==> flow/design.v <==
package axi4_pkg;
    localparam LEN_BITS = 8;
    localparam SIZE_BITS = 3;
    localparam BURST_BITS = 2;
    localparam RESP_BITS = 2;
    typedef bit [LEN_BITS-1:0]  len_t;
    typedef bit [SIZE_BITS-1:0] size_t;
    typedef enum logic [BURST_BITS-1:0] {
        FIXED = 0,
        INCR = 1,
        WRAP = 2
    } burst_t;
    typedef enum logic [RESP_BITS-1:0] {
        OKAY   = 0,
        EXOKAY = 1,
        SLVERR = 2,
        DECERR = 3
    } resp_t;
endpackage
module rtl_sdpram # (
    parameter AWIDTH = 16,
    parameter DWIDTH = 64,
    parameter RAM_STYLE = "auto",
    parameter DOUTB_PIPELINE = 1
) (
    input                   clka,
    input                   ena,
    input  [AWIDTH-1:0]     addra,
    input  [DWIDTH-1:0]     dina,
    input                   clkb,
    input                   enb,
    input  [AWIDTH-1:0]     addrb,
    output [DWIDTH-1:0]     doutb
);
    localparam CASCADE_HEIGHT = 5;
    logic [DWIDTH-1:0]  doutb_int;
    logic [DWIDTH-1:0]  doutb_o;
    logic [DWIDTH-1:0]  memory[2**AWIDTH];
    always_ff @(posedge clka) begin
        if (ena)
            memory[addra] <= dina;
    end
    always_ff @(posedge clkb) begin
        if (enb)
            doutb_int <= memory[addrb];
    end
    if (DOUTB_PIPELINE) begin : gen_doutb_pipeline
        always_ff @(posedge clkb) begin
            doutb_o <= doutb_int;
        end    
    end else begin : gen_doutb_nopipeline
        assign doutb_o = doutb_int;
    end
    assign doutb = doutb_o;
endmodule
module generic_sync_fifo # (
    parameter DWIDTH = 64,
    parameter AWIDTH = 10,
    parameter RAM_STYLE = "auto",
    parameter ALMOST_EMPTY_THRESH = 2,
    parameter ALMOST_FULL_THRESH = 2**AWIDTH-2,
    parameter EARLY_READ = 1,
    parameter OUTPUT_PIPELINE = 0
) (
    input  logic                clk,
    input  logic                rst,
    input  logic                wvalid,
    output logic                wready,
    input  logic [DWIDTH-1:0]   wdata,
    output logic                walmost_full,
    output logic                rvalid,
    input  logic                rready,
    output logic [DWIDTH-1:0]   rdata,
    output logic                ralmost_empty,
    output logic [AWIDTH:0]     data_count
);
    if (ALMOST_EMPTY_THRESH <= 0 || ALMOST_EMPTY_THRESH >= 2**AWIDTH) begin
        $error("ALMOST_EMPTY_THRESH is not valid");
    end
    if (ALMOST_FULL_THRESH <= 0 || ALMOST_FULL_THRESH >= 2**AWIDTH) begin
        $error("ALMOST_FULL_THRESH is not valid");
    end
    logic                       mem_wen;
    logic [AWIDTH:0]            mem_waddr;
    logic [AWIDTH:0]            mem_waddr_next;
    logic                       mem_ren;
    logic [AWIDTH:0]            mem_raddr;
    logic [AWIDTH:0]            mem_raddr_next;
    rtl_sdpram # (
        .AWIDTH(AWIDTH),
        .DWIDTH(DWIDTH),
        .RAM_STYLE(RAM_STYLE),
        .DOUTB_PIPELINE(0)
    ) i_ram (
        .clka(clk),
        .ena(mem_wen),
        .addra(mem_waddr[AWIDTH-1:0]),
        .dina(wdata),
        .clkb(clk),
        .enb(EARLY_READ ? 1'b1 : mem_ren),
        .addrb(EARLY_READ ? mem_raddr_next[AWIDTH-1:0] : mem_raddr[AWIDTH-1:0]),
        .doutb(rdata)
    );
    logic                       wfull;
    assign                      wready = !wfull;
    assign                      mem_wen = wvalid && wready;
    assign                      mem_waddr_next = mem_wen ? mem_waddr + 1'b1 : mem_waddr;
    logic                       rempty;
if (EARLY_READ) begin
    assign                      rvalid = !rempty;
    assign                      mem_ren = rvalid && rready;
end else begin
    always_ff @(posedge clk or posedge rst) begin
        if (rst) begin
            rvalid <= 0;
        end else begin
            if (mem_ren) begin
                rvalid <= 1;
            end else if (rready) begin
                rvalid <= 0;
            end
        end
    end
    assign                      mem_ren = !rempty && !(rvalid && !rready);
end
    assign                      mem_raddr_next = mem_ren ? mem_raddr + 1'b1 : mem_raddr;
    assign                      data_count = mem_waddr - mem_raddr;
    always_ff @(posedge clk or posedge rst) begin
        if (rst) begin
            wfull <= 1;
            walmost_full <= 1;
        end else begin
            wfull <= {~mem_waddr_next[AWIDTH], mem_waddr_next[AWIDTH-1:0]} == mem_raddr;
            walmost_full <= data_count >= ALMOST_FULL_THRESH;  
        end
    end
    always_ff @(posedge clk or posedge rst) begin
        if (rst) begin
            rempty <= 1;
            ralmost_empty <= 1;
        end else begin
            rempty <= mem_waddr == mem_raddr_next;
            ralmost_empty <= data_count < ALMOST_EMPTY_THRESH;
        end
    end
    always_ff @(posedge clk or posedge rst) begin
        if (rst) begin
            mem_waddr <= '0;
            mem_raddr <= '0;
        end else begin
            if (mem_wen) begin
                mem_waddr <= mem_waddr + 1'b1;
            end
            if (mem_ren) begin
                mem_raddr <= mem_raddr + 1'b1;
            end
        end
    end
endmodule
module dmac_addr_gen # (
    parameter int ADDR_WD = 32,
    parameter int MAX_BURST_LEN = 16  
) (
    input [ADDR_WD-1:0]             req_addr,
    input [ADDR_WD-1:0]             req_length,
    input [axi4_pkg::SIZE_BITS-1:0] req_size,
    output [ADDR_WD-1:0]            next_addr,
    output [ADDR_WD-1:0]            next_length,
    output [axi4_pkg::LEN_BITS-1:0] burst_len,
    output                          req_last
);
    wire [ADDR_WD-1:0] aligned_len_bytes = (1 << ($clog2(MAX_BURST_LEN) + req_size)) - (req_addr & ((1 << ($clog2(MAX_BURST_LEN) + req_size)) - 1));
    wire [ADDR_WD-1:0] burst_len_bytes = aligned_len_bytes > req_length ? req_length : aligned_len_bytes;
    wire [ADDR_WD-1:0] aligned_req_addr = req_addr & ~((1 << req_size) - 1);
    wire [ADDR_WD-1:0] burst_len_trans = (req_addr + burst_len_bytes + ((1 << req_size) - 1) - aligned_req_addr) >> req_size;
    assign next_addr = req_addr + aligned_len_bytes;
    assign next_length = req_length - burst_len_bytes;
    assign req_last = next_length == 0;
    assign burst_len = burst_len_trans - 1;
endmodule
module dmac_read_req_gen # (
    parameter int ADDR_WD = 32,
    parameter int DATA_WD = 32,
    parameter int CHANNEL_COUNT = 8,  
    parameter int MAX_BURST_LEN = 16,  
    localparam int STRB_WD = DATA_WD / 8
) (
    input                               clk,
    input                               rst,
    input                               cmd_valid,
    output logic                        cmd_ready,
    input [ADDR_WD-1:0]                 cmd_src_addr,
    input [ADDR_WD-1:0]                 cmd_dst_addr,
    input [1:0]                         cmd_burst,
    input [ADDR_WD-1:0]                 cmd_len,
    input [2:0]                         cmd_size,
    output logic                        rd_req_valid,
    input                               rd_req_ready,
    output [ADDR_WD-1:0]                rd_req_addr,
    output [axi4_pkg::BURST_BITS-1:0]   rd_req_burst,
    output [axi4_pkg::LEN_BITS-1:0]     rd_req_len,
    output [axi4_pkg::SIZE_BITS-1:0]    rd_req_size,
    output                              cmd_out_valid,
    input                               cmd_out_ready,
    output [$clog2(ADDR_WD/8)-1:0]      cmd_out_src_offset,
    output [ADDR_WD-1:0]                cmd_out_dst_addr,
    output [1:0]                        cmd_out_burst,
    output [ADDR_WD-1:0]                cmd_out_len,
    output [2:0]                        cmd_out_size
);
    logic cmd_blocking;
    logic cmd_out_blocking;
    logic rd_req_fired;
    logic cmd_out_fired;
    logic [ADDR_WD-1:0] next_addr;
    logic [ADDR_WD-1:0] next_length;
    logic [axi4_pkg::LEN_BITS-1:0] burst_len;
    logic               req_last;
    logic [ADDR_WD-1:0]                 rd_req_addr_reg;
    logic [ADDR_WD-1:0]                 rd_req_length_reg;
    logic [axi4_pkg::BURST_BITS-1:0]    rd_req_burst_reg;
    logic [axi4_pkg::SIZE_BITS-1:0]     rd_req_size_reg;
    logic                               rd_req_last;
    logic                               rd_req_last_reg;
    dmac_addr_gen # (
        .ADDR_WD(ADDR_WD),
        .MAX_BURST_LEN(MAX_BURST_LEN)  
    ) i_addr_gen (
        .req_addr(rd_req_addr_reg),
        .req_length(rd_req_length_reg),
        .req_size(rd_req_size_reg),
        .next_addr,
        .next_length,
        .burst_len,
        .req_last
    );
    assign cmd_ready = (!rd_req_valid || (rd_req_ready && rd_req_last)) && 
        (( cmd_out_ready) || cmd_out_fired);
    always_ff @(posedge clk or posedge rst) begin
        if (rst) begin
            cmd_blocking <= 0;
        end else begin
            if (cmd_valid && !cmd_ready) begin
                cmd_blocking <= 1;
            end else if (cmd_ready) begin
                cmd_blocking <= 0;
            end
        end
    end
    always_ff @(posedge clk or posedge rst) begin
        if (rst) begin
            cmd_out_blocking <= 0;
        end else begin
            if (cmd_out_valid && !cmd_out_ready) begin
                cmd_out_blocking <= 1;
            end else if (cmd_out_ready) begin
                cmd_out_blocking <= 0;
            end
        end
    end
    always_ff @(posedge clk or posedge rst) begin
        if (rst) begin
            rd_req_fired <= 0;
        end else begin
            if (cmd_valid && cmd_ready) begin
                rd_req_fired <= 0;
            end else if (rd_req_valid && rd_req_ready) begin
                rd_req_fired <= 1;
            end
        end
    end
    always_ff @(posedge clk or posedge rst) begin
        if (rst) begin
            rd_req_addr_reg <= '0;
            rd_req_length_reg <= '0;
            rd_req_burst_reg <= '0;
            rd_req_size_reg <= '0;
            rd_req_last_reg <= 0;
        end else begin
            if (cmd_valid && cmd_ready || cmd_valid && !rd_req_valid && !rd_req_last ) begin
                rd_req_addr_reg   <= cmd_src_addr;
                rd_req_length_reg <= cmd_len;
                rd_req_burst_reg  <= cmd_burst;
                rd_req_size_reg   <= cmd_size;
                rd_req_last_reg       <= req_last;
            end else if (rd_req_valid && rd_req_ready) begin  
                rd_req_addr_reg   <= next_addr;
                rd_req_length_reg <= next_length;
                rd_req_last_reg       <= req_last;
            end
        end
    end
    assign rd_req_last = req_last;
    always_ff @(posedge clk or posedge rst) begin
        if (rst) begin
            rd_req_valid <= 0;
        end else begin
            if (cmd_valid && cmd_ready || cmd_valid && !rd_req_valid && !rd_req_last ) begin
                rd_req_valid <= 1;
            end else if (rd_req_valid  && rd_req_ready && rd_req_last) begin
                rd_req_valid <= 0;
            end
        end
    end
    assign rd_req_addr  = rd_req_addr_reg;
    assign rd_req_burst = rd_req_burst_reg;
    assign rd_req_len   = burst_len;
    assign rd_req_size  = rd_req_size_reg;
    always_ff @(posedge clk or posedge rst) begin
        if (rst) begin
            cmd_out_fired <= 0;
        end else begin
            if (cmd_valid && cmd_ready)
                cmd_out_fired <= 0;
            else if (cmd_out_valid && cmd_out_ready)
                cmd_out_fired <= 1;
        end
    end
    assign cmd_out_valid = cmd_valid && !cmd_out_fired;
    assign cmd_out_src_offset = cmd_src_addr[$clog2(ADDR_WD/8)-1:0];
    assign cmd_out_dst_addr = cmd_dst_addr;
    assign cmd_out_burst = cmd_burst;
    assign cmd_out_len = cmd_len;
    assign cmd_out_size = cmd_size;
endmodule
module dmac_read_initiator # (
    parameter integer ADDR_WD = 32,
    parameter integer DATA_WD = 32,
    parameter int CHANNEL_COUNT = 8,  
    parameter int MAX_BURST_LEN = 16,  
    localparam integer STRB_WD = DATA_WD / 8
) (
    input                               clk,
    input                               rst,
    input                               rd_req_valid,
    output                              rd_req_ready,
    input [ADDR_WD-1:0]                 rd_req_addr,
    input [axi4_pkg::BURST_BITS-1:0]    rd_req_burst,
    input [axi4_pkg::LEN_BITS-1:0]      rd_req_len,
    input [axi4_pkg::SIZE_BITS-1:0]     rd_req_size,
    output logic                        m_axi_arvalid,
    input                               m_axi_arready,
    output logic [ADDR_WD-1:0]          m_axi_araddr,
    output logic [7:0]                  m_axi_arlen,
    output logic [2:0]                  m_axi_arsize,
    output logic [1:0]                  m_axi_arburst
);
    assign m_axi_arvalid = rd_req_valid;
    assign rd_req_ready  = m_axi_arready;
    assign m_axi_araddr  = rd_req_addr;
    assign m_axi_arlen   = rd_req_len;
    assign m_axi_arsize  = rd_req_size;
    assign m_axi_arburst = rd_req_burst;
endmodule
module dmac_read_handler # (
    parameter int ADDR_WD = 32,
    parameter int DATA_WD = 32,
    parameter int CHANNEL_COUNT = 8,  
    parameter int MAX_BURST_LEN = 16,  
    localparam int STRB_WD = DATA_WD / 8
) (
    input                               clk,
    input                               rst,
    output                              data_out_valid,
    input                               data_out_ready,
    output [DATA_WD-1:0]                data_out,
    output                              data_out_last,
    output                              rd_resp_valid,
    input wire                          m_axi_rvalid,
    output wire                         m_axi_rready,
    input wire [DATA_WD-1:0]            m_axi_rdata,
    input wire [1:0]                    m_axi_rresp,
    input wire                          m_axi_rlast
);
    assign data_out_valid = m_axi_rvalid;
    assign m_axi_rready = data_out_ready;
    assign data_out_last = m_axi_rlast;
    assign data_out = m_axi_rdata;
    assign rd_resp_valid = m_axi_rvalid && m_axi_rready && m_axi_rlast;
endmodule
module dmac_read # (
    parameter int ADDR_WD = 32,
    parameter int DATA_WD = 32,
    parameter int CHANNEL_COUNT = 8,  
    parameter int MAX_BURST_LEN = 16,  
    localparam int STRB_WD = DATA_WD / 8
) (
    input                               clk,
    input                               rst,
    input                               cmd_valid,
    output logic                        cmd_ready,
    input [ADDR_WD-1:0]                 cmd_src_addr,
    input [ADDR_WD-1:0]                 cmd_dst_addr,
    input [1:0]                         cmd_burst,
    input [ADDR_WD-1:0]                 cmd_len,
    input [2:0]                         cmd_size,
    output                              cmd_out_valid,
    input                               cmd_out_ready,
    output [$clog2(ADDR_WD/8)-1:0]      cmd_out_src_offset,
    output [ADDR_WD-1:0]                cmd_out_dst_addr,
    output [1:0]                        cmd_out_burst,
    output [ADDR_WD-1:0]                cmd_out_len,
    output [2:0]                        cmd_out_size,
    output                              data_out_valid,
    input                               data_out_ready,
    output [DATA_WD-1:0]                data_out,
    output                              data_out_last,
    output wire                         m_axi_arvalid,
    output wire [ADDR_WD-1:0]           m_axi_araddr,
    output wire [7:0]                   m_axi_arlen,
    output wire [2:0]                   m_axi_arsize,
    output wire [1:0]                   m_axi_arburst,
    input wire                          m_axi_arready,
    input wire                          m_axi_rvalid,
    input wire [DATA_WD-1:0]            m_axi_rdata,
    input wire [1:0]                    m_axi_rresp,
    input wire                          m_axi_rlast,
    output wire                         m_axi_rready
);
    logic                               rd_req_valid;
    logic                               rd_req_ready;
    logic [ADDR_WD-1:0]                 rd_req_addr;
    logic [axi4_pkg::BURST_BITS-1:0]    rd_req_burst;
    logic [axi4_pkg::LEN_BITS-1:0]      rd_req_len;
    logic [axi4_pkg::SIZE_BITS-1:0]     rd_req_size;
    dmac_read_req_gen # (
        .ADDR_WD(ADDR_WD),
        .DATA_WD(DATA_WD),
        .CHANNEL_COUNT(CHANNEL_COUNT),  
        .MAX_BURST_LEN(MAX_BURST_LEN)  
    ) i_req_gen (
        .clk,
        .rst,
        .cmd_valid,
        .cmd_ready,
        .cmd_src_addr,
        .cmd_dst_addr,
        .cmd_burst,
        .cmd_len,
        .cmd_size,
        .rd_req_valid,
        .rd_req_ready,
        .rd_req_addr,
        .rd_req_burst,
        .rd_req_len,
        .rd_req_size,
        .cmd_out_valid,
        .cmd_out_ready,
        .cmd_out_src_offset,
        .cmd_out_dst_addr,
        .cmd_out_burst,
        .cmd_out_len,
        .cmd_out_size
    );
    dmac_read_initiator # (
        .ADDR_WD(ADDR_WD),
        .DATA_WD(DATA_WD),
        .CHANNEL_COUNT(CHANNEL_COUNT),  
        .MAX_BURST_LEN(MAX_BURST_LEN)  
    ) i_initiator (
        .clk,
        .rst,
        .rd_req_valid,
        .rd_req_ready,
        .rd_req_addr,
        .rd_req_burst,
        .rd_req_len,
        .rd_req_size,
        .m_axi_arvalid,
        .m_axi_araddr,
        .m_axi_arlen,
        .m_axi_arsize,
        .m_axi_arburst,
        .m_axi_arready
    );
    dmac_read_handler # (
        .ADDR_WD(ADDR_WD),
        .DATA_WD(DATA_WD),
        .CHANNEL_COUNT(CHANNEL_COUNT),  
        .MAX_BURST_LEN(MAX_BURST_LEN)  
    ) i_handler (
        .clk,
        .rst,
        .data_out_valid,
        .data_out_ready,
        .data_out,
        .data_out_last,
        .rd_resp_valid(),
        .m_axi_rvalid,
        .m_axi_rdata,
        .m_axi_rresp,
        .m_axi_rlast,
        .m_axi_rready
    );
endmodule
module dmac_buffer # (
    parameter int ADDR_WD = 32,
    parameter int DATA_WD = 32,
    parameter int CHANNEL_COUNT = 8,  
    parameter int MAX_BURST_LEN = 16  
) (
    input clk,
    input rst,
    input                           cmd_in_valid,
    output logic                    cmd_in_ready,
    input [$clog2(ADDR_WD/8)-1:0]   cmd_in_src_offset,
    input [ADDR_WD-1:0]             cmd_in_dst_addr,
    input [1:0]                     cmd_in_burst,
    input [ADDR_WD-1:0]             cmd_in_len,
    input [2:0]                     cmd_in_size,
    input                           data_in_valid,
    output                          data_in_ready,
    input [DATA_WD-1:0]             data_in,
    input                           data_in_last,
    output                          cmd_out_valid,
    input                           cmd_out_ready,
    output [$clog2(ADDR_WD/8)-1:0]  cmd_out_src_offset,
    output [ADDR_WD-1:0]            cmd_out_dst_addr,
    output [1:0]                    cmd_out_burst,
    output [ADDR_WD-1:0]            cmd_out_len,
    output [2:0]                    cmd_out_size,
    output                          data_out_valid,
    input                           data_out_ready,
    output [DATA_WD-1:0]            data_out,
    output                          data_out_last
);
    localparam int CMD_WIDTH = $clog2(ADDR_WD/8) + ADDR_WD + 2 + ADDR_WD + 3;
    wire [CMD_WIDTH-1:0] cmd_in = {cmd_in_src_offset, cmd_in_dst_addr, cmd_in_burst, cmd_in_len, cmd_in_size};
    wire [CMD_WIDTH-1:0] cmd_out;
    assign {cmd_out_src_offset, cmd_out_dst_addr, cmd_out_burst, cmd_out_len, cmd_out_size} = cmd_out;
    generic_sync_fifo # (
        .DWIDTH(CMD_WIDTH),
        .AWIDTH(3)
    ) i_cmd_buf (
        .clk,
        .rst,
        .wvalid(cmd_in_valid),
        .wready(cmd_in_ready),
        .wdata (cmd_in),
        .walmost_full(),
        .rvalid(cmd_out_valid),
        .rready(cmd_out_ready),
        .rdata (cmd_out),
        .ralmost_empty(),
        .data_count()
    );
    generic_sync_fifo # (
        .DWIDTH(DATA_WD + 1),
        .AWIDTH($clog2(MAX_BURST_LEN) + 1)
    ) i_data_buf (
        .clk,
        .rst,
        .wvalid(data_in_valid),
        .wready(data_in_ready),
        .wdata ({data_in, data_in_last}),
        .walmost_full(),
        .rvalid(data_out_valid),
        .rready(data_out_ready),
        .rdata ({data_out, data_out_last}),
        .ralmost_empty(),
        .data_count()
    );
endmodule
module dmac_write_req_gen # (
    parameter int ADDR_WD = 32,
    parameter int DATA_WD = 32,
    parameter int CHANNEL_COUNT = 8,  
    parameter int MAX_BURST_LEN = 16,  
    localparam int STRB_WD = DATA_WD / 8
) (
    input                           clk,
    input                           rst,
    input                           cmd_in_valid,
    output logic                    cmd_in_ready,
    input [$clog2(ADDR_WD/8)-1:0]   cmd_in_src_offset,
    input [ADDR_WD-1:0]             cmd_in_dst_addr,
    input [1:0]                     cmd_in_burst,
    input [ADDR_WD-1:0]             cmd_in_len,
    input [2:0]                     cmd_in_size,
    output logic                        wr_req_valid,
    input                               wr_req_ready,
    output [ADDR_WD-1:0]                wr_req_addr,
    output [axi4_pkg::BURST_BITS-1:0]   wr_req_burst,
    output [axi4_pkg::LEN_BITS-1:0]     wr_req_len,
    output [$clog2(ADDR_WD/8)-1:0]      wr_req_data_offset,  
    output [axi4_pkg::SIZE_BITS-1:0]    wr_req_size,
    output                              wr_req_last
);
    logic cmd_blocking;
    logic wr_req_fired;
    logic cmd_out_fired;
    logic [ADDR_WD-1:0] next_addr;
    logic [ADDR_WD-1:0] next_length;
    logic [axi4_pkg::LEN_BITS-1:0] burst_len;
    logic               req_last;
    logic [ADDR_WD-1:0]                 wr_req_addr_reg;
    logic [ADDR_WD-1:0]                 wr_req_length_reg;
    logic [axi4_pkg::BURST_BITS-1:0]    wr_req_burst_reg;
    logic [$clog2(ADDR_WD/8)-1:0]       wr_req_data_offset_reg;
    logic [axi4_pkg::SIZE_BITS-1:0]     wr_req_size_reg;
    dmac_addr_gen # (
        .ADDR_WD(ADDR_WD),
        .MAX_BURST_LEN(MAX_BURST_LEN)  
    ) i_addr_gen (
        .req_addr(wr_req_addr_reg),
        .req_length(wr_req_length_reg),
        .req_size(wr_req_size_reg),
        .next_addr,
        .next_length,
        .burst_len,
        .req_last
    );
    assign cmd_in_ready = (wr_req_ready && wr_req_last) || !wr_req_valid;
    always_ff @(posedge clk or posedge rst) begin
        if (rst) begin
            cmd_blocking <= 0;
        end else begin
            if (cmd_in_valid && !cmd_in_ready) begin
                cmd_blocking <= 1;
            end else if (cmd_in_ready) begin
                cmd_blocking <= 0;
            end
        end
    end
    always_ff @(posedge clk or posedge rst) begin
        if (rst) begin
            wr_req_fired <= 0;
        end else begin
            if (cmd_in_valid && cmd_in_ready) begin
                wr_req_fired <= 0;
            end else if (wr_req_valid && wr_req_ready) begin
                wr_req_fired <= 1;
            end
        end
    end
    always_ff @(posedge clk or posedge rst) begin
        if (rst) begin
            wr_req_addr_reg <= '0;
            wr_req_length_reg <= '0;
            wr_req_burst_reg <= '0;
            wr_req_data_offset_reg <= '0;
            wr_req_size_reg <= '0;
        end else begin
            if (cmd_in_valid && cmd_in_ready || cmd_in_valid && !wr_req_valid ) begin
                wr_req_addr_reg   <= cmd_in_dst_addr;
                wr_req_length_reg <= cmd_in_len;
                wr_req_burst_reg  <= cmd_in_burst;
                wr_req_data_offset_reg <= cmd_in_src_offset;
                wr_req_size_reg   <= cmd_in_size;
            end else if (wr_req_valid && wr_req_ready) begin  
                wr_req_addr_reg   <= next_addr;
                wr_req_length_reg <= next_length;
            end
        end
    end
    assign wr_req_last = req_last;
    always_ff @(posedge clk or posedge rst) begin
        if (rst) begin
            wr_req_valid <= 0;
        end else begin
            if (cmd_in_valid)
                wr_req_valid <= 1;
            else if (wr_req_valid  && wr_req_ready && wr_req_last)
                wr_req_valid <= 0;
        end
    end
    assign wr_req_addr  = wr_req_addr_reg;
    assign wr_req_burst = wr_req_burst_reg;
    assign wr_req_len   = burst_len;
    assign wr_req_data_offset = wr_req_data_offset_reg;
    assign wr_req_size  = wr_req_size_reg;
endmodule
module dmac_write_initiator # (
    parameter int ADDR_WD = 32,
    parameter int DATA_WD = 32,
    parameter int CHANNEL_COUNT = 8,  
    parameter int MAX_BURST_LEN = 16,  
    localparam int STRB_WD = DATA_WD / 8
) (
    input                               clk,
    input                               rst,
    input                               wr_req_valid,
    output                              wr_req_ready,
    input [ADDR_WD-1:0]                 wr_req_addr,
    input [axi4_pkg::BURST_BITS-1:0]    wr_req_burst,
    input [axi4_pkg::LEN_BITS-1:0]      wr_req_len,
    input [$clog2(ADDR_WD/8)-1:0]       wr_req_data_offset,  
    input [axi4_pkg::SIZE_BITS-1:0]     wr_req_size,
    input                               wr_req_last,  
    input                               data_in_valid,
    output logic                        data_in_ready,
    input  [DATA_WD-1:0]                data_in,
    input                               data_in_last,
    output logic                m_axi_awvalid,
    input wire                  m_axi_awready,
    output logic [ADDR_WD-1:0]  m_axi_awaddr,
    output logic [7:0]          m_axi_awlen,
    output logic [2:0]          m_axi_awsize,
    output logic [1:0]          m_axi_awburst,
    output logic                m_axi_wvalid,
    input wire                  m_axi_wready,
    output logic [DATA_WD-1:0]  m_axi_wdata,
    output logic [STRB_WD-1:0]  m_axi_wstrb,
    output logic                m_axi_wlast
);
    localparam MAX_BURST_BYTES = MAX_BURST_LEN * (ADDR_WD / 8);
    logic wr_req_blocking;
    wire  aw_active = m_axi_awvalid;
    logic wr_active;
    always_ff @(posedge clk or posedge rst) begin
        if (rst) begin
            wr_req_blocking <= 0;
        end else begin
            if (wr_req_valid && !wr_req_ready) begin
                wr_req_blocking <= 1;
            end else if (wr_req_ready) begin
                wr_req_blocking <= 0;
            end
        end
    end
    always_ff @(posedge clk or posedge rst) begin
        if(rst) begin
            wr_active <= 0;
        end else begin
            if (wr_req_valid && wr_req_ready) begin
                wr_active <= 1;
            end else if (m_axi_wvalid && m_axi_wready && m_axi_wlast) begin
                wr_active <= 0;
            end
        end
    end
    assign wr_req_ready = !(aw_active && !m_axi_awready) && !(wr_active && !(m_axi_wvalid && m_axi_wready && m_axi_wlast));
    logic               data_in_q_valid;
    logic [DATA_WD-1:0] data_in_q;
    logic [$clog2(ADDR_WD/8):0] data_shift_bytes;
    logic [$clog2(ADDR_WD/8):0] data_shift_bytes_reg;
    wire  wr_delay = wr_req_data_offset > wr_req_addr[$clog2(ADDR_WD/8)-1:0];  
    logic wr_delay_reg;
    wire  wr_delay_all = !wr_req_blocking ? wr_delay : wr_delay_reg;
    logic wr_delay_done;
    assign data_shift_bytes[$clog2(ADDR_WD/8)]     = data_shift_bytes[$clog2(ADDR_WD/8)-1:0] == 0;
    assign data_shift_bytes[$clog2(ADDR_WD/8)-1:0] = wr_req_data_offset - wr_req_addr[$clog2(ADDR_WD/8)-1:0];
    always_ff @(posedge clk or posedge rst) begin
        if(rst) begin
            data_in_q_valid <= 0;
            data_in_q <= '0;
        end else begin
            if (data_in_valid && data_in_ready) begin
                data_in_q_valid <= 1;
            end else if (m_axi_wvalid && m_axi_wready) begin
                data_in_q_valid <= data_in_valid;
            end
            if (data_in_valid && data_in_ready) begin
                data_in_q <= data_in;
            end
        end
    end
    always_ff @(posedge clk or posedge rst) begin
        if (rst) begin
            data_shift_bytes_reg <= '0;
        end else begin
            if (wr_req_valid && !wr_req_blocking) begin
                data_shift_bytes_reg <= data_shift_bytes;
            end
        end
    end
    always_ff @(posedge clk or posedge rst) begin
        if (rst) begin
            wr_delay_reg <= 0;
        end else begin
            if (wr_req_valid && !wr_req_blocking) begin
                wr_delay_reg <= wr_delay;
            end
        end
    end
    always_comb begin
        data_in_ready =   m_axi_wready;
        if (!wr_active || m_axi_wvalid && m_axi_wlast && (m_axi_awvalid && !m_axi_awready)) begin
            data_in_ready = 0;
        end
        if (wr_req_valid && wr_req_ready)
            data_in_ready = 1;
    end
    always_ff @(posedge clk or posedge rst) begin
        if(rst) begin
            m_axi_awvalid <= 0;
            m_axi_awlen <= '0;
            m_axi_awaddr <= '0;
            m_axi_awsize <= '0;
            m_axi_awburst <= '0;
        end else begin
            if (wr_req_valid && wr_req_ready) begin
                m_axi_awvalid <= 1;
                m_axi_awaddr  <= wr_req_addr;
                m_axi_awlen   <= wr_req_len;
                m_axi_awsize  <= wr_req_size;
                m_axi_awburst <= wr_req_burst;
            end else if (m_axi_awready) begin
                m_axi_awvalid <= 0;
            end
        end
    end
    logic [$clog2(MAX_BURST_BYTES)-1:0] wr_counter;
    always_ff @(posedge clk or posedge rst) begin
        if(rst) begin
            wr_counter <= '0;
        end else begin
            if (wr_req_valid && wr_req_ready) begin
                wr_counter <= wr_req_len;
            end else if (m_axi_wvalid && m_axi_wready && !m_axi_wlast) begin
                wr_counter <= wr_counter - 1;
            end
        end
    end
    logic wr_waiting_data;  
    always_ff @(posedge clk or posedge rst) begin
        if (rst) begin
            wr_waiting_data <= 0;
        end else begin
            if (wr_req_valid && wr_req_ready || wr_waiting_data) begin
                wr_waiting_data <= !(data_in_valid && data_in_ready && (wr_delay_all ? data_in_q_valid : 1));
            end
        end
    end
    always_ff @(posedge clk or posedge rst) begin
        if (rst) begin
            m_axi_wvalid <= 0;
        end else begin
            if (wr_req_valid && wr_req_ready || wr_waiting_data) begin
                m_axi_wvalid <= data_in_valid && data_in_ready && (wr_delay_all ? data_in_q_valid : 1);
            end else if (m_axi_wvalid && m_axi_wready && m_axi_wlast) begin
                m_axi_wvalid <= 0;
            end else if (wr_active) begin
                m_axi_wvalid <= (m_axi_wvalid && !m_axi_wready) || (data_in_valid && data_in_ready);
            end
        end
    end
    always_ff @(posedge clk or posedge rst) begin
        if (rst) begin
            m_axi_wstrb <= '0;
        end else begin
            m_axi_wstrb <= '1;
        end
    end
    always_ff @(posedge clk or posedge rst) begin
        if (rst) begin
            m_axi_wlast <= 0;
        end else begin
            if (wr_req_valid && wr_req_ready) begin
                m_axi_wlast <= wr_req_len == 0;
            end else if (m_axi_wvalid && m_axi_wready) begin
                m_axi_wlast <= wr_counter == 1;
            end
        end
    end
    always_ff @(posedge clk) begin
        if (data_in_valid && data_in_ready) begin
            m_axi_wdata <= {data_in, data_in_q} >> ({3'b0, data_shift_bytes_reg} << 3);
        end
    end
endmodule
module dmac_write_handler # (
    parameter int ADDR_WD = 32,
    parameter int DATA_WD = 32,
    parameter int CHANNEL_COUNT = 8,  
    parameter int MAX_BURST_LEN = 16,  
    localparam int STRB_WD = DATA_WD / 8
) (
    input                       clk,
    input                       rst,
    input wire                  m_axi_bvalid,
    input wire [1:0]            m_axi_bresp,
    output wire                 m_axi_bready
);
  assign m_axi_bready = 1;
endmodule
module dmac_write # (
    parameter int ADDR_WD = 32,
    parameter int DATA_WD = 32,
    parameter int CHANNEL_COUNT = 8,  
    parameter int MAX_BURST_LEN = 16,  
    localparam int STRB_WD = DATA_WD / 8
) (
    input                           clk,
    input                           rst,
    input                           cmd_in_valid,
    output logic                    cmd_in_ready,
    input [$clog2(ADDR_WD/8)-1:0]   cmd_in_src_offset,
    input [ADDR_WD-1:0]             cmd_in_dst_addr,
    input [1:0]                     cmd_in_burst,
    input [ADDR_WD-1:0]             cmd_in_len,
    input [2:0]                     cmd_in_size,
    input                           data_in_valid,
    output                          data_in_ready,
    input  [DATA_WD-1:0]            data_in,
    input                           data_in_last,
    output wire                 m_axi_awvalid,
    output wire [ADDR_WD-1:0]   m_axi_awaddr,
    output wire [7:0]           m_axi_awlen,
    output wire [2:0]           m_axi_awsize,
    output wire [1:0]           m_axi_awburst,
    input wire                  m_axi_awready,
    output wire                 m_axi_wvalid,
    output wire [DATA_WD-1:0]   m_axi_wdata,
    output wire [STRB_WD-1:0]   m_axi_wstrb,
    output wire                 m_axi_wlast,
    input wire                  m_axi_wready,
    input wire                  m_axi_bvalid,
    input wire [1:0]            m_axi_bresp,
    output wire                 m_axi_bready
);
    logic                               wr_req_valid;
    logic                               wr_req_ready;
    logic [ADDR_WD-1:0]                 wr_req_addr;
    logic [axi4_pkg::BURST_BITS-1:0]    wr_req_burst;
    logic [axi4_pkg::LEN_BITS-1:0]      wr_req_len;
    logic [$clog2(ADDR_WD/8)-1:0]       wr_req_data_offset;
    logic [axi4_pkg::SIZE_BITS-1:0]     wr_req_size;
    logic                               wr_req_last;
    dmac_write_req_gen # (
        .ADDR_WD(ADDR_WD),
        .DATA_WD(DATA_WD),
        .CHANNEL_COUNT(CHANNEL_COUNT),  
        .MAX_BURST_LEN(MAX_BURST_LEN)  
    ) i_req_gen (
        .clk,
        .rst,
        .cmd_in_valid,
        .cmd_in_ready,
        .cmd_in_src_offset,
        .cmd_in_dst_addr,
        .cmd_in_burst,
        .cmd_in_len,
        .cmd_in_size,
        .wr_req_valid,
        .wr_req_ready,
        .wr_req_addr,
        .wr_req_burst,
        .wr_req_len,
        .wr_req_data_offset,
        .wr_req_size,
        .wr_req_last
    );
    dmac_write_initiator # (
        .ADDR_WD(32),
        .DATA_WD(32),
        .CHANNEL_COUNT(8),  
        .MAX_BURST_LEN(16)  
    ) i_initiator (
        .clk,
        .rst,
        .wr_req_valid,
        .wr_req_ready,
        .wr_req_addr,
        .wr_req_burst,
        .wr_req_len,
        .wr_req_data_offset,
        .wr_req_size,
        .wr_req_last,
        .data_in_valid,
        .data_in_ready,
        .data_in,
        .data_in_last,
        .m_axi_awvalid,
        .m_axi_awaddr,
        .m_axi_awlen,
        .m_axi_awsize,
        .m_axi_awburst,
        .m_axi_awready,
        .m_axi_wvalid,
        .m_axi_wdata,
        .m_axi_wstrb,
        .m_axi_wlast,
        .m_axi_wready
    );
    dmac_write_handler # (
        .ADDR_WD(32),
        .DATA_WD(32),
        .CHANNEL_COUNT(8),  
        .MAX_BURST_LEN(16)  
    ) i_handler (
        .clk,
        .rst,
        .m_axi_bvalid,
        .m_axi_bresp,
        .m_axi_bready
    );
endmodule
module axi_dma_controller #(
    parameter int ADDR_WD = 32,
    parameter int DATA_WD = 32,
    parameter int CHANNEL_COUNT = 8,  
    parameter int MAX_BURST_LEN = 16,  
    localparam int STRB_WD = DATA_WD / 8
) (
    input wire                    clk,
    input wire                    rst,
    input wire                    cmd_valid,
    input wire [ADDR_WD-1:0]      cmd_src_addr,
    input wire [ADDR_WD-1:0]      cmd_dst_addr,
    input wire [1:0]              cmd_burst,
    input wire [ADDR_WD-1:0]      cmd_len,
    input wire [2:0]              cmd_size,
    output wire                   cmd_ready,
    output wire                   M_AXI_ARVALID,
    output wire [ADDR_WD-1:0]     M_AXI_ARADDR,
    output wire [7:0]             M_AXI_ARLEN,
    output wire [2:0]             M_AXI_ARSIZE,
    output wire [1:0]             M_AXI_ARBURST,
    input wire                    M_AXI_ARREADY,
    input wire                    M_AXI_RVALID,
    input wire [DATA_WD-1:0]      M_AXI_RDATA,
    input wire [1:0]              M_AXI_RRESP,
    input wire                    M_AXI_RLAST,
    output wire                   M_AXI_RREADY,
    output wire                   M_AXI_AWVALID,
    output wire [ADDR_WD-1:0]     M_AXI_AWADDR,
    output wire [7:0]             M_AXI_AWLEN,
    output wire [2:0]             M_AXI_AWSIZE,
    output wire [1:0]             M_AXI_AWBURST,
    input wire                    M_AXI_AWREADY,
    output wire                   M_AXI_WVALID,
    output wire [DATA_WD-1:0]     M_AXI_WDATA,
    output wire [STRB_WD-1:0]     M_AXI_WSTRB,
    output wire                   M_AXI_WLAST,
    input wire                    M_AXI_WREADY,
    input wire                    M_AXI_BVALID,
    input wire [1:0]              M_AXI_BRESP,
    output wire                   M_AXI_BREADY
);
    logic                           buf_cmd_in_valid;
    logic                           buf_cmd_in_ready;
    logic [$clog2(ADDR_WD/8)-1:0]   buf_cmd_in_src_offset;
    logic [ADDR_WD-1:0]             buf_cmd_in_dst_addr;
    logic [1:0]                     buf_cmd_in_burst;
    logic [ADDR_WD-1:0]             buf_cmd_in_len;
    logic [2:0]                     buf_cmd_in_size;
    logic                           buf_cmd_out_valid;
    logic                           buf_cmd_out_ready;
    logic [$clog2(ADDR_WD/8)-1:0]   buf_cmd_out_src_offset;
    logic [ADDR_WD-1:0]             buf_cmd_out_dst_addr;
    logic [1:0]                     buf_cmd_out_burst;
    logic [ADDR_WD-1:0]             buf_cmd_out_len;
    logic [2:0]                     buf_cmd_out_size;
    logic                           buf_data_in_valid;
    logic                           buf_data_in_ready;
    logic [DATA_WD-1:0]             buf_data_in;
    logic                           buf_data_in_last;
    logic                           buf_data_out_valid;
    logic                           buf_data_out_ready;
    logic [DATA_WD-1:0]             buf_data_out;
    logic                           buf_data_out_last;
    dmac_read # (
        .ADDR_WD(ADDR_WD),
        .DATA_WD(DATA_WD),
        .CHANNEL_COUNT(CHANNEL_COUNT),  
        .MAX_BURST_LEN(MAX_BURST_LEN)  
    ) i_rd (
        .clk,
        .rst,
        .cmd_valid,
        .cmd_ready,
        .cmd_src_addr,
        .cmd_dst_addr,
        .cmd_burst,
        .cmd_len,
        .cmd_size,
        .cmd_out_valid(buf_cmd_in_valid),
        .cmd_out_ready(buf_cmd_in_ready),
        .cmd_out_src_offset(buf_cmd_in_src_offset),
        .cmd_out_dst_addr(buf_cmd_in_dst_addr),
        .cmd_out_burst(buf_cmd_in_burst),
        .cmd_out_len(buf_cmd_in_len),
        .cmd_out_size(buf_cmd_in_size),
        .data_out_valid(buf_data_in_valid),
        .data_out_ready(buf_data_in_ready),
        .data_out(buf_data_in),
        .data_out_last(buf_data_in_last),
        .m_axi_arvalid(M_AXI_ARVALID),
        .m_axi_araddr(M_AXI_ARADDR),
        .m_axi_arlen(M_AXI_ARLEN),
        .m_axi_arsize(M_AXI_ARSIZE),
        .m_axi_arburst(M_AXI_ARBURST),
        .m_axi_arready(M_AXI_ARREADY),
        .m_axi_rvalid(M_AXI_RVALID),
        .m_axi_rdata(M_AXI_RDATA),
        .m_axi_rresp(M_AXI_RRESP),
        .m_axi_rlast(M_AXI_RLAST),
        .m_axi_rready(M_AXI_RREADY)
    );
    dmac_buffer # (
        .ADDR_WD(ADDR_WD),
        .DATA_WD(DATA_WD),
        .CHANNEL_COUNT(CHANNEL_COUNT)
    ) i_buf(
        .clk,
        .rst,
        .cmd_in_valid(buf_cmd_in_valid),
        .cmd_in_ready(buf_cmd_in_ready),
        .cmd_in_src_offset(buf_cmd_in_src_offset),
        .cmd_in_dst_addr(buf_cmd_in_dst_addr),
        .cmd_in_burst(buf_cmd_in_burst),
        .cmd_in_len(buf_cmd_in_len),
        .cmd_in_size(buf_cmd_in_size),
        .data_in_valid(buf_data_in_valid),
        .data_in_ready(buf_data_in_ready),
        .data_in(buf_data_in),
        .data_in_last(buf_data_in_last),
        .cmd_out_valid(buf_cmd_out_valid),
        .cmd_out_ready(buf_cmd_out_ready),
        .cmd_out_src_offset(buf_cmd_out_src_offset),
        .cmd_out_dst_addr(buf_cmd_out_dst_addr),
        .cmd_out_burst(buf_cmd_out_burst),
        .cmd_out_len(buf_cmd_out_len),
        .cmd_out_size(buf_cmd_out_size),
        .data_out_valid(buf_data_out_valid),
        .data_out_ready(buf_data_out_ready),
        .data_out(buf_data_out),
        .data_out_last(buf_data_out_last)
    );
    dmac_write # (
        .ADDR_WD(ADDR_WD),
        .DATA_WD(DATA_WD),
        .CHANNEL_COUNT(CHANNEL_COUNT),  
        .MAX_BURST_LEN(MAX_BURST_LEN)  
    ) i_wr (
        .clk,
        .rst,
        .cmd_in_valid(buf_cmd_out_valid),
        .cmd_in_ready(buf_cmd_out_ready),
        .cmd_in_src_offset(buf_cmd_out_src_offset),
        .cmd_in_dst_addr(buf_cmd_out_dst_addr),
        .cmd_in_burst(buf_cmd_out_burst),
        .cmd_in_len(buf_cmd_out_len),
        .cmd_in_size(buf_cmd_out_size),
        .data_in_valid(buf_data_out_valid),
        .data_in_ready(buf_data_out_ready),
        .data_in(buf_data_out),
        .data_in_last(buf_data_out_last),
        .m_axi_awvalid(M_AXI_AWVALID),
        .m_axi_awaddr(M_AXI_AWADDR),
        .m_axi_awlen(M_AXI_AWLEN),
        .m_axi_awsize(M_AXI_AWSIZE),
        .m_axi_awburst(M_AXI_AWBURST),
        .m_axi_awready(M_AXI_AWREADY),
        .m_axi_wvalid(M_AXI_WVALID),
        .m_axi_wdata(M_AXI_WDATA),
        .m_axi_wstrb(M_AXI_WSTRB),
        .m_axi_wlast(M_AXI_WLAST),
        .m_axi_wready(M_AXI_WREADY),
        .m_axi_bvalid(M_AXI_BVALID),
        .m_axi_bresp(M_AXI_BRESP),
        .m_axi_bready(M_AXI_BREADY)
    );
    if (ADDR_WD % 8 != 0) $error("ADDR_WD is not multiple of 8");
    if (DATA_WD % 8 != 0) $error("DATA_WD is not multiple of 8");
    if (2 ** $clog2(ADDR_WD / 8) != ADDR_WD / 8) $error("ADDR_WD is not power of 2");
    if (2 ** $clog2(DATA_WD / 8) != DATA_WD / 8) $error("DATA_WD is not power of 2");
    if (2 ** $clog2(MAX_BURST_LEN) != MAX_BURST_LEN) $error("MAX_BURST_LEN is not power of 2");
    if (MAX_BURST_LEN <= 0 || MAX_BURST_LEN > 256)   $error("MAX_BURST_LEN is invalid");
endmodule
---- Tool chain data of axi_dma_controller ----
Tool output for the design above, in the order of the flow.
Lines are those of the file above, counted from 1.
Cell names lack the library's common part.
Not given: --
set-up
  top ..................................... axi_dma_controller
  clock port .............................. clk
  cell library ............................ sky130hd
  library corner .......................... tt_025C_1v80

---- Elaborated design ----
Source: Yosys, flattened and elaborated, memories not mapped. Widths are those after wreduce. Print and check cells do not count. Equal cells are merged and count once.
Memory sizes are those after Yosys's memory passes, which may raise the word count (mostly to a power of two), join words into wider ones and drop unused or constant bits.
storage and ports
  bits in registers ....................... 294
  memory bits (writable) .................. 1624
  clocked read ports x word width ......... 104
  memories ................................ 2
  input port bits ......................... 146
  output and inout bits ................... 133
  word-level cells ........................ 203
operators by class
  add/sub/neg operators ................... 26
  magnitude comparators ................... 3
  equality and inequality tests ........... 6
  shifts and indexed selects .............. 7
  mux-type cells .......................... 45
  bitwise operators ....................... 8
  reduce/logical cells .................... 69
memory list
  memory                         words  bits a word  rd ports  write ports  RTL line  RTL
  i_buf.i_data_buf.i_ram.memory  32     33           1         1            38        logic [DWIDTH-1:0]  memory[2**AWIDTH];
  i_buf.i_cmd_buf.i_ram.memory   8      71           1         1            38
operators with widths
  cell                                         count
  2-to-1 mux 32 bit                            10
  adder 32 bit                                 6
  subtractor 32 bit                            6
  subtractor 32 x 1 -> 32 bit with constant B  4
  AND 32 bit                                   4
  2-to-1 mux 71 bit                            1
  left shift 1 x 3 -> 32 bit with constant A   2
  left shift 1 x 4 -> 32 bit with constant A   2
  >> shifter 32 x 3 -> 8 bit                   2
  > comparator 32 bit                          2
  inverter 32 bit                              2
  logical NOT 32 bit                           2
  >> shifter 64 x 6 -> 32 bit                  1
  2-to-1 mux 33 bit                            1
  logical AND 1 x 32 -> 1 bit                  1
  logical AND 1 bit                            27
  2-to-1 mux 1 bit                             25
  2-to-1 mux 6 bit                             4
  nonzero test 2 bit                           10
  logical NOT 1 bit                            18
  subtractor 8 x 1 -> 8 bit with constant B    2
  adder 6 x 1 -> 6 bit with constant B         2
  == test 6 bit                                2
  logical OR 1 bit                             8
  adder 3 x 3 -> 4 bit with constant A         2
  adder 4 x 1 -> 4 bit with constant B         2
  == test 4 bit                                2
  logical NOT 8 bit                            1
Not listed: further kinds 11, cells in them 13.

---- Depth ----
Yosys ltp: most cells in a row. Word level: on the elaborated netlist, between registers, memories and ports. Mapped: between sequential cells and ports; inverters and the memories' decode and read muxes count.
depth
  depth after elaboration ................. 15
  ABC_AREA ................................ 1
  mapped depth ............................ 64
  gate-level depth less buffers ........... 60

---- Synthesis result ----
The flow's flattened synthesis, as Yosys stat reports it; memories are mapped. The netlist is that of the ABC_AREA named above (0 if unset); the other value can give another one.
synthesis totals
  standard cells after synthesis .......... 9482
  cell area after synthesis ............... 94572.0 um^2
  area of sequential cells ................ 57390.0 um^2
  mapped flip-flops ....................... 1989
  buffers ................................. 497
cells by type
  cell      count  total area (um^2)
  edfxtp_1  1624   4.88E+04
  nand2_1   1785   6.7E+03
  dfrtp_1   258    6.46E+03
  o21ai_0   940    4.7E+03
  inv_1     1194   4.48E+03
  nand3_1   752    3763.61
  nor2_1    842    3.16E+03
  ha_1      248    3.1E+03
  dfxtp_1   103    2.06E+03
  o221ai_1  176    1.54E+03
  clkbuf_1  345    1.29E+03
  a21oi_1   244    1.22E+03
  xor2_1    117    1.02E+03
  o211ai_1  116    870.835
  o22ai_1   125    782
  fa_1      28     560.538
  buf_2     96     480.461
  a31oi_1   62     387.872
Other cell types: 47; their cells: 427.

---- Worst setup path after synthesis ----
Source: OpenSTA report_checks on the synthesized netlist (no wires, ideal clock, input and output delay 20% of the period each), path of least setup slack; recovery checks are left aside. Register names are those of the netlist, which keeps one name where synthesis merged equal registers.
timing after synthesis
  path kind ............................... reg-to-output
  from .................................... reg i_rd.i_req_gen.rd_req_size_reg[0]
  to ...................................... out M_AXI_ARLEN[6]
  clock period ............................ 12000 ps
  external output delay ................... 2400 ps
  launch time at the first pin ............ 0 ps
  arrival ................................. 7644 ps
  data required time ...................... 9600 ps
  path slack .............................. 1956 ps
  delay of the path ....................... 7644 ps
  driving pins on the path ................ 52
  buffers on the path ..................... 4
  synthesis period reached ................ 10044 ps
"delay of the path" is the arrival time less input delay plus setup time.
At an output port there is no setup time.
"driving pins on the path" counts driving pins, that of a launching flip-flop among them; a cell with two outputs on the path counts twice.
"synthesis period reached" = period - worst setup slack (recovery checks aside). The figure is calculated, with input and output delays left at 20% of the set period.
The rows between start and end are the longest chain of elaborated cells between them; the timing report does not say that the signal goes this way. Where chains are equally long, one stands for them.
Each line given opens the expression or statement behind the cell; cells for indexed reads and writes are added by Yosys, which also makes memories of some case tables.
on the way, after synthesis
  cell sequence ........................... dfrtp_1 buf_2 buf_1 nand2_1 nand2_1 nand2_1 ha_1 nand2_1 o211ai_1 nand2_1 nand2_1 a21oi_1 o21ai_0 nor2_1 o21ai_0 xor2_1 inv_1 ha_1 [... 16 more ...] o21bai_1 a21oi_1 o21ai_0 a21oi_1 o21bai_1 nand2_1 inv_1 nor2_1 inv_1 o21ai_0 nand2_1 o21ai_0 o221ai_1 nand2_1 nor2_1 nand2_1 nor2_1 xor2_1
  cells in the longest elaborated chain ... 12
  elaborated cells between the ends (all ways) .. 16
  those cells by class .................... 8 x add/sub; 1 x compare; 3 x shift; 1 x mux; 3 x logic
ends and longest elaborated chain, after synthesis
  element                      RTL line  RTL
  start, declared              222       logic [axi4_pkg::SIZE_BITS-1:0]     rd_req_size_reg;
  start, assigned              277       rd_req_size_reg <= '0;
  start, assigned              284       rd_req_size_reg   <= cmd_size;
  adder 3 x 3 -> 4 bit         172       wire [ADDR_WD-1:0] aligned_len_bytes = (1 << ($clog2(MAX_BURST_LEN) + req_size)) - (req_addr & ((1 << ($clog2( ...
  left shift 1 x 4 -> 32 bit   172
  subtractor 32 x 1 -> 32 bit  172
  AND 32 bit                   172
  subtractor 32 bit            172
  > comparator 32 bit          173       wire [ADDR_WD-1:0] burst_len_bytes = aligned_len_bytes > req_length ? req_length : aligned_len_bytes;
  2-to-1 mux 32 bit            173
  adder 32 bit (2 in a row)    175       wire [ADDR_WD-1:0] burst_len_trans = (req_addr + burst_len_bytes + ((1 << req_size) - 1) - aligned_req_addr) > ...
  subtractor 32 bit            175
  >> shifter 32 x 3 -> 8 bit   175
  subtractor 8 x 1 -> 8 bit    179       assign burst_len = burst_len_trans - 1;
  end, declared                1007      output wire [7:0]             M_AXI_ARLEN,

---- Path in the finished layout ----
Path of least setup slack in the final report of run 1 (OpenROAD, finished layout, wires in). Where an end is a register, its clock arrival counts in the times.
The path's times are printed in steps of 10 ps; the period is the one set.
timing after layout
  path kind ............................... reg-to-output
  from .................................... reg i_rd.i_req_gen.rd_req_size_reg[0]
  to ...................................... out cmd_ready
  clock period ............................ 13500 ps
  external output delay ................... 2700 ps
  launch time at the first pin ............ 890 ps
  arrival ................................. 10020 ps
  data required time ...................... 10800 ps
  path slack .............................. 780 ps
  driving pins on the path ................ 39
  buffers on the path ..................... 1
The rows between start and end are the longest chain of elaborated cells between them; the timing report does not say that the signal goes this way. Where chains are equally long, one stands for them.
on the way, after layout
  cell sequence ........................... dfrtp_2 inv_1 nor2_2 nand2_1 ha_1 nand2_1 o21ai_0 a31oi_1 o211ai_2 inv_1 nand2_1 nand2_1 ha_1 nand2_1 nor2_1 nand4_1 nor4_2 nand2_1 [... 3 more ...] ha_1 a21oi_1 nand2_1 a21oi_1 o21ai_1 a21boi_1 o21ai_1 a21oi_1 o21ai_1 a21oi_1 o21bai_1 xor2_1 nor2_1 nand3_1 nor2_1 nand4_1 a21boi_0 clkdlybuf4s50_1
  cells in the longest elaborated chain ... 12
  elaborated cells between the ends (all ways) .. 12
  RTL lines with such cells ............... 5
  those cells by class .................... 4 x add/sub; 1 x compare; 1 x shift; 1 x mux; 1 x logic; 4 x reduce/logical
ends and longest elaborated chain, after layout
  element                      RTL line  RTL
  start, declared              222       logic [axi4_pkg::SIZE_BITS-1:0]     rd_req_size_reg;
  start, assigned              277       rd_req_size_reg <= '0;
  start, assigned              284       rd_req_size_reg   <= cmd_size;
  adder 3 x 3 -> 4 bit         172       wire [ADDR_WD-1:0] aligned_len_bytes = (1 << ($clog2(MAX_BURST_LEN) + req_size)) - (req_addr & ((1 << ($clog2( ...
  left shift 1 x 4 -> 32 bit   172
  subtractor 32 x 1 -> 32 bit  172
  AND 32 bit                   172
  subtractor 32 bit            172
  > comparator 32 bit          173       wire [ADDR_WD-1:0] burst_len_bytes = aligned_len_bytes > req_length ? req_length : aligned_len_bytes;
  2-to-1 mux 32 bit            173
  subtractor 32 bit            177       assign next_length = req_length - burst_len_bytes;
  logical NOT 32 bit           178       assign req_last = next_length == 0;
  logical AND 1 bit            237       assign cmd_ready = (!rd_req_valid || (rd_req_ready && rd_req_last)) &&
  logical OR 1 bit             237
  logical AND 1 bit            237
  end, declared                1004      output wire                   cmd_ready,

Design axi_dma_controller on sky130hd. What follows are 4 stored runs of the flow, each under its own settings; their order means nothing. The constraints put input and output delay at 20% of the set period each and load the outputs with 0.01 pF.
By "power" is meant OpenSTA's value without simulated activity: inputs other than the clock are taken to toggle once in ten clock periods, and the tool carries that through the logic.

======== run 1 ========
==> flow/run.sh <==
#!/bin/bash
# the make line also repeats the synthesis and layout settings of config.mk as NAME=value (left out here)
make -C /OpenROAD-flow-scripts/flow DESIGN_CONFIG=/design/flow/config.mk WORK_HOME=/design/flow/orfs CLKGATE_MAP_FILE= finish
==> flow/config.mk <==
export PLATFORM = sky130hd
export DESIGN_NAME = axi_dma_controller
export DESIGN_NICKNAME = axi_dma_controller
export VERILOG_FILES = /design/flow/design.v
export SDC_FILE = /design/flow/constraint.sdc
export NUM_CORES = 4
export LEC_CHECK = 0
export ABC_AREA = 1
export CAP_MARGIN = 20
export CELL_PAD_IN_SITES_DETAIL_PLACEMENT = 1
export CORE_MARGIN = 2
export CORE_UTILIZATION = 53
export GPL_TIMING_DRIVEN = 1
export HOLD_SLACK_MARGIN = 0.29
export MIN_ROUTING_LAYER = met1
export PLACE_DENSITY_LB_ADDON = 0.19
export SLEW_MARGIN = 30
export TNS_END_PERCENT = 25
==> flow/constraint.sdc <==
create_clock -name core_clock -period 13.5 [get_ports {clk}]
set_input_delay 2.7000 -clock core_clock [delete_from_list [all_inputs] [get_ports {clk}]]
set_output_delay 2.7000 -clock core_clock [all_outputs]
set_load 0.01 [all_outputs]

-------- measured, run 1 --------
  worst-case hold slack ................... 462 ps
  worst setup slack after layout .......... 777 ps
  netlist area reported by Yosys .......... 94572.0 um^2
  standard-cell area of the final layout .. 106522.0 um^2
  power ................................... 31133 uW
  die footprint ........................... 181834.0 um^2
  setup total negative slack .............. 0 ps

======== run 2 ========
==> flow/run.sh <==
#!/bin/bash
# the make line also repeats the synthesis and layout settings of config.mk as NAME=value (left out here)
make -C /OpenROAD-flow-scripts/flow DESIGN_CONFIG=/design/flow/config.mk WORK_HOME=/design/flow/orfs CLKGATE_MAP_FILE= finish
==> flow/config.mk <==
export PLATFORM = sky130hd
export DESIGN_NAME = axi_dma_controller
export DESIGN_NICKNAME = axi_dma_controller
export VERILOG_FILES = /design/flow/design.v
export SDC_FILE = /design/flow/constraint.sdc
export NUM_CORES = 4
export LEC_CHECK = 0
export ABC_AREA = 0
export CAP_MARGIN = 35
export CELL_PAD_IN_SITES_DETAIL_PLACEMENT = 0
export CELL_PAD_IN_SITES_GLOBAL_PLACEMENT = 1
export CORE_MARGIN = 2
export CORE_UTILIZATION = 71
export GPL_ROUTABILITY_DRIVEN = 1
export GPL_TIMING_DRIVEN = 1
export PLACE_DENSITY_LB_ADDON = 0.09
export SLEW_MARGIN = 20
export TNS_END_PERCENT = 45
==> flow/constraint.sdc <==
create_clock -name core_clock -period 12.1 [get_ports {clk}]
set_input_delay 2.4200 -clock core_clock [delete_from_list [all_inputs] [get_ports {clk}]]
set_output_delay 2.4200 -clock core_clock [all_outputs]
set_load 0.01 [all_outputs]

-------- run 2 --------
  incomplete, routing halted on GRT-0232

======== run 3 ========
==> flow/run.sh <==
#!/bin/bash
# the make line also repeats the synthesis and layout settings of config.mk as NAME=value (left out here)
make -C /OpenROAD-flow-scripts/flow DESIGN_CONFIG=/design/flow/config.mk WORK_HOME=/design/flow/orfs CLKGATE_MAP_FILE= finish
==> flow/config.mk <==
export PLATFORM = sky130hd
export DESIGN_NAME = axi_dma_controller
export DESIGN_NICKNAME = axi_dma_controller
export VERILOG_FILES = /design/flow/design.v
export SDC_FILE = /design/flow/constraint.sdc
export NUM_CORES = 4
export LEC_CHECK = 0
export CAP_MARGIN = 20
export CELL_PAD_IN_SITES_DETAIL_PLACEMENT = 2
export CELL_PAD_IN_SITES_GLOBAL_PLACEMENT = 0
export CORE_ASPECT_RATIO = 1.15
export CORE_MARGIN = 2
export CORE_UTILIZATION = 65
export CTS_CLUSTER_SIZE = 81
export PLACE_DENSITY_LB_ADDON = 0.1
export SETUP_SLACK_MARGIN = -0.63
export SLEW_MARGIN = 40
export TNS_END_PERCENT = 20
==> flow/constraint.sdc <==
create_clock -name core_clock -period 20.6 [get_ports {clk}]
set_input_delay 4.1200 -clock core_clock [delete_from_list [all_inputs] [get_ports {clk}]]
set_output_delay 4.1200 -clock core_clock [all_outputs]
set_load 0.01 [all_outputs]

-------- run 3 --------
  incomplete, placement halted on a tool error

======== run 4 ========
==> flow/run.sh <==
#!/bin/bash
# the make line also repeats the synthesis and layout settings of config.mk as NAME=value (left out here)
make -C /OpenROAD-flow-scripts/flow DESIGN_CONFIG=/design/flow/config.mk WORK_HOME=/design/flow/orfs CLKGATE_MAP_FILE= finish
==> flow/config.mk <==
export PLATFORM = sky130hd
export DESIGN_NAME = axi_dma_controller
export DESIGN_NICKNAME = axi_dma_controller
export VERILOG_FILES = /design/flow/design.v
export SDC_FILE = /design/flow/constraint.sdc
export NUM_CORES = 4
export LEC_CHECK = 0
export CAP_MARGIN = 20
export CORE_MARGIN = 2
export CORE_UTILIZATION = 70
export SLEW_MARGIN = 20
==> flow/constraint.sdc <==
create_clock -name core_clock -period 11.7 [get_ports {clk}]
set_input_delay 2.3400 -clock core_clock [delete_from_list [all_inputs] [get_ports {clk}]]
set_output_delay 2.3400 -clock core_clock [all_outputs]
set_load 0.01 [all_outputs]

-------- measured, run 4 --------
  worst-case hold slack ................... 471 ps
  worst setup slack after layout .......... 412 ps
  netlist area reported by Yosys .......... 93189.4 um^2
  standard-cell area of the final layout .. 106053.0 um^2
  power ................................... 34337 uW
  die footprint ........................... 136061.0 um^2
  setup total negative slack .............. 0 ps
